==> flow/design.v <==
module bit_fifo #(parameter DEPTH = 768) (
	input clk,
	input reset,
	input din,
	input wr_en,
	input rd_en,
	output reg q,
	output empty,
	output full
);
	localparam AW = $clog2(DEPTH);
	localparam CW = $clog2(DEPTH+1);
	reg mem [0:DEPTH-1];
	reg [AW-1:0] wr_ptr;
	reg [AW-1:0] rd_ptr;
	reg [CW-1:0] count;
	wire do_wr = wr_en & ~full;
	wire do_rd = rd_en & ~empty;
	assign empty = (count == 0);
	assign full = (count == DEPTH);
	always @(posedge clk) begin
		if (do_wr)
			mem[wr_ptr] <= din;
	end
	always @(posedge clk) begin
		if (reset) begin
			wr_ptr <= 0;
			rd_ptr <= 0;
			count <= 0;
			q <= 0;
		end else begin
			if (do_wr)
				wr_ptr <= (wr_ptr == DEPTH-1) ? {AW{1'b0}} : wr_ptr + 1'b1;
			if (do_rd) begin
				q <= mem[rd_ptr];
				rd_ptr <= (rd_ptr == DEPTH-1) ? {AW{1'b0}} : rd_ptr + 1'b1;
			end
			if (do_wr & ~do_rd)
				count <= count + 1'b1;
			else if (do_rd & ~do_wr)
				count <= count - 1'b1;
		end
	end
endmodule
module ledDriver(input clk, input reset, output reg led, input data, input lastBit, input start, output finish, output reg read);
	reg running;
	reg resCounting;
	reg[4:0] count;
	always @(posedge clk) begin
		if (reset || ~running) begin
			count<=0;
		end else begin
			if (count!=24) begin
				count <= count + 1;
			end else begin
			 count <=0;
			end
		end
	end
  reg firstbit;
	always @(posedge clk) begin
	  if (reset) begin
	    running <= 0;
	    firstbit <= 1;	   
		read <= 0;
		resCounting <= 0;
	  end else begin
	    if (~running & start) begin
	      running <= 1;
	      firstbit <= 1;
	    end else if (running) begin
	      firstbit<=0;
	      if (lastBit && count==24) begin
	        running <= 0;
	        resCounting <= 1;	 
			read <= 0;
	      end else if (count==0 && ~firstbit) begin
			read <= 1;
	      end else read <= 0;
	    end else if (resCounting && finish) begin
	      resCounting <= 0;
	    end
	  end
	end
	always @(posedge clk) begin
		if (reset || ~running) begin
			led <= 0;
		end else begin
			if (count==0) begin
				led <= 1;
			end else if ( (count==8 && ~data) || (count==16 && data)) begin
				led<=0;
			end
		end
	end
	reg [10:0] resCounter;
	always @(posedge clk) begin
	  if (reset || ~resCounting) begin
	    resCounter<=0;
	  end else begin
	    resCounter <= resCounter+1;
	  end
	end
	assign finish = resCounter==11'h7FF;
endmodule
module ws2812_top(input clk, input reset, input spi_valid, input spi_data, output led);
	parameter NUM_LEDS = 32;
	localparam NUM_BITS = NUM_LEDS*24;
	reg switch;
	wire q1,q2;
	reg[12:0] writeCount;
	wire read;	
	wire write ;		   	   
	wire empty1, empty2;
	reg justSwitched;
	bit_fifo #(.DEPTH(NUM_BITS)) fifo1(
		.clk(clk),
		.reset(reset),
		.din(spi_data),
		.wr_en(spi_valid & ~switch & write),
		.rd_en(read & switch),
		.q(q1),
		.empty(empty1),
		.full()
	);	   
	bit_fifo #(.DEPTH(NUM_BITS)) fifo2(
		.clk(clk),
		.reset(reset),
		.din(spi_data),
		.wr_en(spi_valid & switch & write),
		.rd_en(read & ~switch),
		.q(q2),
		.empty(empty2),
		.full()
	);		  
	wire readData;
	assign readData = switch ? q1 : q2;
	wire empty;
	assign empty = switch ? empty1 : empty2;
	wire ledFinished;  
	wire readDriver;
	assign read = readDriver | justSwitched;
	ledDriver ledDriver_inst(
		.clk(clk),
		.reset(reset),
		.led(led),
		.data(readData),   
		.lastBit(empty),
		.start(justSwitched),
		.finish(ledFinished),
		.read(readDriver)				  
	);
	reg ledRealFinished;
	reg firstRun;
	always @(posedge clk) begin
		if (reset) begin
			firstRun <= 1;		 
			ledRealFinished <= 1;
		end else begin
			if (justSwitched) begin
				firstRun <= 0;				
			end
			if (ledFinished)
				ledRealFinished <= 1;
			else if (justSwitched)
				ledRealFinished <= 0;
		end
	end
	reg spiFinished;
	reg seenSwitch;
	assign write = ~spiFinished | (seenSwitch!=switch);	
	wire spiRealFinished;
	assign spiRealFinished = spiFinished & (seenSwitch==switch);
	always @(posedge clk) begin
		if (reset) begin 
			writeCount <= 0;
			spiFinished <= 0;
			seenSwitch <= 0;
		end else if (spi_valid) begin
			if (writeCount==NUM_BITS-1) begin   
				if (seenSwitch!=switch) begin
					writeCount <= 1;  
					spiFinished <= 0;
				end else begin
					spiFinished <= 1;
				end
			end else begin
				writeCount <= writeCount + 1;
				spiFinished <= 0;		 
				seenSwitch <= switch;
			end
		end
	end			 
	always @(posedge clk) begin
		if (reset) begin
			switch <= 0;			  
			justSwitched <= 0;
		end else begin	
			if ((firstRun | ledRealFinished) & spiRealFinished) begin
				switch <= ~switch;
				justSwitched <= 1;
			end else
				justSwitched <= 0;
		end
	end	
endmodule
Wiki page: ws2812_top / tool data

Tool chain data of ws2812_top --
Module ws2812_top before and after one edit of its RTL, step after step. Lines under "unedited" count in the file above, lines under "edited" in the edited file. "difference": "edited" minus "unedited" as printed here. Cell names lack the library's common part. The mark n/a stands for no value.
Set-up: top module ws2812_top, clock clk, library sky130hd, corner tt_025C_1v80

The edit --
Unified diff, file above to edited file. The edit is scripted: it alters the design's behaviour and was not made to optimise anything.
begin of diff
@@ -38,5 +38,5 @@
 			if (do_wr & ~do_rd)
 				count <= count + 1'b1;
-			else if (do_rd & ~do_wr)
+			else if (do_rd | ~do_wr)
 				count <= count - 1'b1;
 		end
end of diff

Elaborated design --
Yosys after proc, flatten, opt, wreduce and memory -nomap, before mapping. Memory bits, and registers merged into a memory's read port (data or address), are not among the register bits. Print and check cells are not counted. Equal cells are merged and count once. Memory sizes are those after Yosys's memory passes, which may raise the word count (mostly to a power of two), join words into wider ones and drop unused or constant bits.
Word-level totals:
- memory bits (writable) | unedited 1536, edited 1536, difference 0
- register bits | unedited 100, edited 100, difference 0
- output and inout bits | unedited 1, edited 1, difference 0
- clocked read ports x word width | unedited 2, edited 2, difference 0
- cells after elaboration | unedited 139, edited 139, difference 0
- memories | unedited 2, edited 2, difference 0
- input bits | unedited 4, edited 4, difference 0
Cells by class:
- bitwise logic cells | unedited 37, edited 37, difference 0
- add/sub/neg operators | unedited 11, edited 11, difference 0
- reduce/logical cells | unedited 22, edited 22, difference 0
- multiplexer cells | unedited 31, edited 31, difference 0
- equality and inequality tests | unedited 16, edited 16, difference 0
Memories:
- words x width with read and write ports | unedited fifo1.mem 768 x 1 bit 1R1W; fifo2.mem 768 x 1 bit 1R1W, edited fifo1.mem 768 x 1 bit 1R1W; fifo2.mem 768 x 1 bit 1R1W
Operators by type and width:
- bitwise AND 1 bit | unedited 17, edited 15, difference -2
- bitwise OR 1 bit | unedited 3, edited 5, difference +2
Operator kinds equal on both sides are left out: 27.

Depth --
Yosys ltp: most cells in a row. Word level: on the elaborated netlist, between registers, memories and ports. Mapped: between sequential cells and ports; inverters and the memories' decode and read muxes count.
Logic depth:
- word-level depth | unedited 8, edited 8, difference 0
- ABC_AREA | unedited 0, edited 0
- gate-level depth with buffers | unedited 18, edited 16, difference -2
- mapped depth without buffers | unedited 17, edited 15, difference -2

After synthesis --
Source: synth_stat.txt of the flow (Yosys; design flattened, memories mapped). It holds for the ABC_AREA given above (unset counts as 0); a run with the other value may have another netlist.
Synthesis totals:
- sequential area (mm^2) | unedited 0.0481662, edited 0.0481662, difference 0.0000000
- synthesis area (mm^2) | unedited 0.0714548, edited 0.0714085, difference -0.0000463
- buffers | unedited 455, edited 452, difference -3
- standard cells after synthesis | unedited 5181, edited 5148, difference -33
- flip-flops | unedited 1638, edited 1638, difference 0
Cell types:
- mux2i_1 | unedited 152, edited 182, difference +30
- mux4_2 | unedited 352, edited 327, difference -25
- a22oi_1 | unedited 13, edited 37, difference +24
- nand2_1 | unedited 232, edited 211, difference -21
- a21oi_1 | unedited 79, edited 61, difference -18
- nand2b_1 | unedited 8, edited 25, difference +17
- a211oi_1 | unedited 22, edited 6, difference -16
- mux4_1 | unedited 0, edited 15, difference +15
- a22o_1 | unedited 16, edited 3, difference -13
- clkbuf_1 | unedited 355, edited 344, difference -11
- o21ai_0 | unedited 59, edited 48, difference -11
- nor2_1 | unedited 1679, edited 1670, difference -9
- nor3_1 | unedited 44, edited 35, difference -9
- nand4_1 | unedited 8, edited 16, difference +8
- mux2_2 | unedited 7, edited 15, difference +8
- buf_4 | unedited 21, edited 28, difference +7
- and2_1 | unedited 17, edited 24, difference +7
- a221o_1 | unedited 11, edited 4, difference -7
Cell types equal on both sides are left out: 7. Not every row of either side is listed. The figures by module come from a second, unflattened synthesis with its own total; it is not the netlist above.
Second synthesis, totals:
- cells (unflattened synthesis) | unedited 5245, edited 5155, difference -90
- area total of the unflattened synthesis (mm^2) | unedited 0.0721592, edited 0.0715611, difference -0.0005981
Each row is one instance without its submodules.
By module, unedited:
- bit_fifo (DEPTH=768) | area 0.0351112 mm^2, seq. area 0.0236827 mm^2, instances 2, cells 2513
- ws2812_top | area 0.0010372 mm^2, seq. area 0.0003804 mm^2, instances 1, cells 123
- ledDriver | area 0.0008996 mm^2, seq. area 0.0004204 mm^2, instances 1, cells 96
By module, edited:
- bit_fifo (DEPTH=768) | area 0.0348121 mm^2, seq. area 0.0236827 mm^2, instances 2, cells 2468
- ws2812_top | area 0.0010372 mm^2, seq. area 0.0003804 mm^2, instances 1, cells 123
- ledDriver | area 0.0008996 mm^2, seq. area 0.0004204 mm^2, instances 1, cells 96

Path before layout --
Path of least setup slack by OpenSTA after synthesis, without wires, with an ideal clock, recovery checks aside; 20% of the period is set as input and as output delay. Where synthesis merged equal registers, the netlist keeps one of their names.
Timing path after synthesis:
- kind | unedited input to register, edited input to register
- start | unedited in spi_valid, edited in spi_valid
- end | unedited reg fifo1.count[8], edited reg fifo1.count[9]
- buffers on the path | unedited 1, edited 2, difference +1
- stages on the path | unedited 15, edited 15, difference 0
- data arrival time (ns) | unedited 12.992, edited 12.406, difference -0.586
- setup slack (ns) | unedited 35.838, edited 36.367, difference +0.529
- data required time (ns) | unedited 48.830, edited 48.772, difference -0.058
- external input delay (ns) | unedited 9.780, edited 9.780, difference 0.000
- library setup time (ns) | unedited 0.070, edited 0.128, difference +0.058
- launch time at the first pin (ns) | unedited 9.780, edited 9.780, difference 0.000
- delay of the path (ns) | unedited 3.282, edited 2.754, difference -0.528
- period (ns) | unedited 48.9, edited 48.9, difference 0.0
- synthesis period reached (ns) | unedited 13.062, edited 12.533, difference -0.529
"delay of the path" = arrival - input delay + setup time. "stages on the path" counts driving pins, that of a launching flip-flop among them; a cell with two outputs on the path counts twice. "synthesis period reached" = period - worst setup slack (recovery checks aside). The figure is calculated, with input and output delays left at 20% of the set period. The rows between start and end are the longest chain of elaborated cells between them; the timing report does not say that the signal goes this way. Where chains are equally long, one stands for them. A line is the first line of the expression or statement that the cell stems from. Yosys adds cells for indexed reads and writes and turns some case tables into memories. At most two assigning lines are given for a register; there are more.
Between the ends, after synthesis, unedited: cell sequence clkbuf_1 o21ai_0 nor3_2 ha_1 inv_1 ha_1 nor2b_1 o21ai_0 a21boi_0 o21ai_0 a21boi_0 o21a_1 o21ai_0 or3b_2 a21oi_1, length of the longest elaborated chain 7, elaborated cells between the ends (all ways) 9, RTL lines with such cells 4, classes of those cells 2 x mux; 6 x logic; 1 x reduce/logical
Ends and longest elaborated chain, after synthesis, unedited:
- start: declaration | RTL line 106 | module ws2812_top(input clk, input reset, input spi_valid, input spi_data, output led);
- bitwise AND 1 bit (2 in a row) | RTL line 120 | .wr_en(spi_valid & ~switch & write),
- bitwise AND 1 bit | RTL line 17 | wire do_wr = wr_en & ~full;
- inverter 1 bit | RTL line 40 | else if (do_rd & ~do_wr)
- bitwise AND 1 bit | RTL line 40
- 2-to-1 mux 10 bit | RTL line 40
- 2-to-1 mux 10 bit | RTL line 38 | if (do_wr & ~do_rd)
- end: assignment | RTL line 39 | count <= count + 1'b1;
- end: assignment | RTL line 41 | count <= count - 1'b1;
- end: declaration | RTL line 16 | reg [CW-1:0] count;
Nets of the timed path that keep an RTL name, with a line that drives or declares them; the list need not be complete.
Named nets, after synthesis, unedited (RTL line):
- fifo1.do_wr | 17
Between the ends, after synthesis, edited: cell sequence clkbuf_1 o21ai_0 nor3_1 clkbuf_1 inv_1 ha_1 a21o_1 a21oi_1 o21ai_0 a21oi_1 o21bai_1 a21oi_1 o21ai_0 xnor2_1 nor2_1, length of the longest elaborated chain 7, elaborated cells between the ends (all ways) 9, RTL lines with such cells 4, classes of those cells 2 x mux; 6 x logic; 1 x reduce/logical
Ends and longest elaborated chain, after synthesis, edited:
- start: declaration | RTL line 106 | module ws2812_top(input clk, input reset, input spi_valid, input spi_data, output led);
- bitwise AND 1 bit (2 in a row) | RTL line 120 | .wr_en(spi_valid & ~switch & write),
- bitwise AND 1 bit | RTL line 17 | wire do_wr = wr_en & ~full;
- inverter 1 bit | RTL line 40 | else if (do_rd | ~do_wr)
- bitwise OR 1 bit | RTL line 40
- 2-to-1 mux 10 bit | RTL line 40
- 2-to-1 mux 10 bit | RTL line 38 | if (do_wr & ~do_rd)
- end: assignment | RTL line 39 | count <= count + 1'b1;
- end: assignment | RTL line 41 | count <= count - 1'b1;
- end: declaration | RTL line 16 | reg [CW-1:0] count;

Timing after layout --
From the final timing report of each run of pair 1: the path of least setup slack in the routed layout; clock arrival at registers is part of the times.
Timing path post-layout:
- kind | unedited input to register, edited input to register
- start | unedited in spi_valid, edited in spi_data
- end | unedited reg fifo1.count[8], edited mem fifo2.mem[742]
- period (ns) | unedited 48.9, edited 48.9, difference 0.0
- data required time (ns) | unedited 49.63, edited 49.36, difference -0.27
- setup slack (ns) | unedited 35.46, edited 35.46, difference 0.00
- launch time at the first pin (ns) | unedited 9.78, edited 9.78, difference 0.00
- external input delay (ns) | unedited 9.78, edited 9.78, difference 0.00
- data arrival time (ns) | unedited 14.17, edited 13.91, difference -0.26
- buffers on the path | unedited 1, edited 5, difference +4
- library setup time (ns) | unedited 0.07, edited 0.31, difference +0.24
- stages on the path | unedited 15, edited 5, difference -10
The rows between start and end are the longest chain of elaborated cells between them; the timing report does not say that the signal goes this way. Where chains are equally long, one stands for them. At most two assigning lines are given for a register; there are more.
Between the ends, post-layout, unedited: cell sequence clkdlybuf4s50_1 o21ai_0 nor3_2 ha_1 inv_1 ha_1 nor2b_1 o21ai_0 a21boi_0 o21ai_0 a21boi_0 o21a_1 o21ai_0 or3b_2 a21oi_1, length of the longest elaborated chain 7, elaborated cells between the ends (all ways) 9, RTL lines with such cells 4, classes of those cells 2 x mux; 6 x logic; 1 x reduce/logical
Ends and longest elaborated chain, post-layout, unedited:
- start: declaration | RTL line 106 | module ws2812_top(input clk, input reset, input spi_valid, input spi_data, output led);
- bitwise AND 1 bit (2 in a row) | RTL line 120 | .wr_en(spi_valid & ~switch & write),
- bitwise AND 1 bit | RTL line 17 | wire do_wr = wr_en & ~full;
- inverter 1 bit | RTL line 40 | else if (do_rd & ~do_wr)
- bitwise AND 1 bit | RTL line 40
- 2-to-1 mux 10 bit | RTL line 40
- 2-to-1 mux 10 bit | RTL line 38 | if (do_wr & ~do_rd)
- end: assignment | RTL line 39 | count <= count + 1'b1;
- end: assignment | RTL line 41 | count <= count - 1'b1;
- end: declaration | RTL line 16 | reg [CW-1:0] count;
Nets of the timed path that keep an RTL name, with a line that drives or declares them; the list need not be complete.
Named nets, post-layout, unedited (RTL line):
- fifo1.do_wr | 17
Between the ends, post-layout, edited: cell sequence buf_8 buf_4 buf_4 buf_6 buf_6, length of the longest elaborated chain 1, elaborated cells between the ends (all ways) 1, RTL lines with such cells 1, classes of those cells 1 x mux
Ends and longest elaborated chain, post-layout, edited:
- start: declaration | RTL line 106 | module ws2812_top(input clk, input reset, input spi_valid, input spi_data, output led);
- 2-to-1 mux 1 bit | RTL line 22 | if (do_wr)
- end: declaration | RTL line 13 | reg mem [0:DEPTH-1];

Flow runs --
Runs of the flow (Yosys, OpenROAD) on both versions; the two runs of a pair have the same settings. The constraints put input and output delay at 20% of the set period each and load the outputs with 0.01 pF.
Flow settings, pair 1: CORE_UTILIZATION 45, PLACE_DENSITY 0.6, period_ns 48.9, CAP_MARGIN 20, CORE_MARGIN 2, SLEW_MARGIN 20
Results, pair 1:
- final utilization (%) | unedited 49.8, edited 49.6, difference -0.2
- lowest setup slack (ns) | unedited 35.464, edited 35.456, difference -0.008
- cell area after synthesis (mm^2) | unedited 0.0714548, edited 0.0714085, difference -0.0000463
- die outline area (mm^2) | unedited 0.16199, edited 0.16189, difference -0.00010
- period reached (ns) | unedited 13.436, edited 13.444, difference +0.008
- standard-cell area of the final layout (mm^2) | unedited 0.0787067, edited 0.0784039, difference -0.0003028
- total power of the final layout (uW) | unedited 2824, edited 2832, difference +8
Flow settings, pair 2: CORE_UTILIZATION 54, GPL_ROUTABILITY_DRIVEN 1, PLACE_DENSITY_LB_ADDON 0.2, SETUP_SLACK_MARGIN 3.36, period_ns 23.0, CAP_MARGIN 20, CORE_MARGIN 2, SLEW_MARGIN 20
Results, pair 2:
- final utilization (%) | unedited 59.4, edited 59.3, difference -0.1
- lowest setup slack (ns) | unedited 14.546, edited 14.569, difference +0.023
- cell area after synthesis (mm^2) | unedited 0.0714548, edited 0.0714085, difference -0.0000463
- die outline area (mm^2) | unedited 0.135251, edited 0.135163, difference -0.000088
- period reached (ns) | unedited 8.454, edited 8.431, difference -0.023
- standard-cell area of the final layout (mm^2) | unedited 0.0780962, edited 0.0778559, difference -0.0002403
- total power of the final layout (uW) | unedited 5992, edited 6010, difference +18
"period reached" is the run's clock period less its worst setup slack. It is reckoned from that one timing run; input and output delays stay at 20% of the period that was set. "total power of the final layout" is the tool's figure for a default switching activity; nothing was simulated.
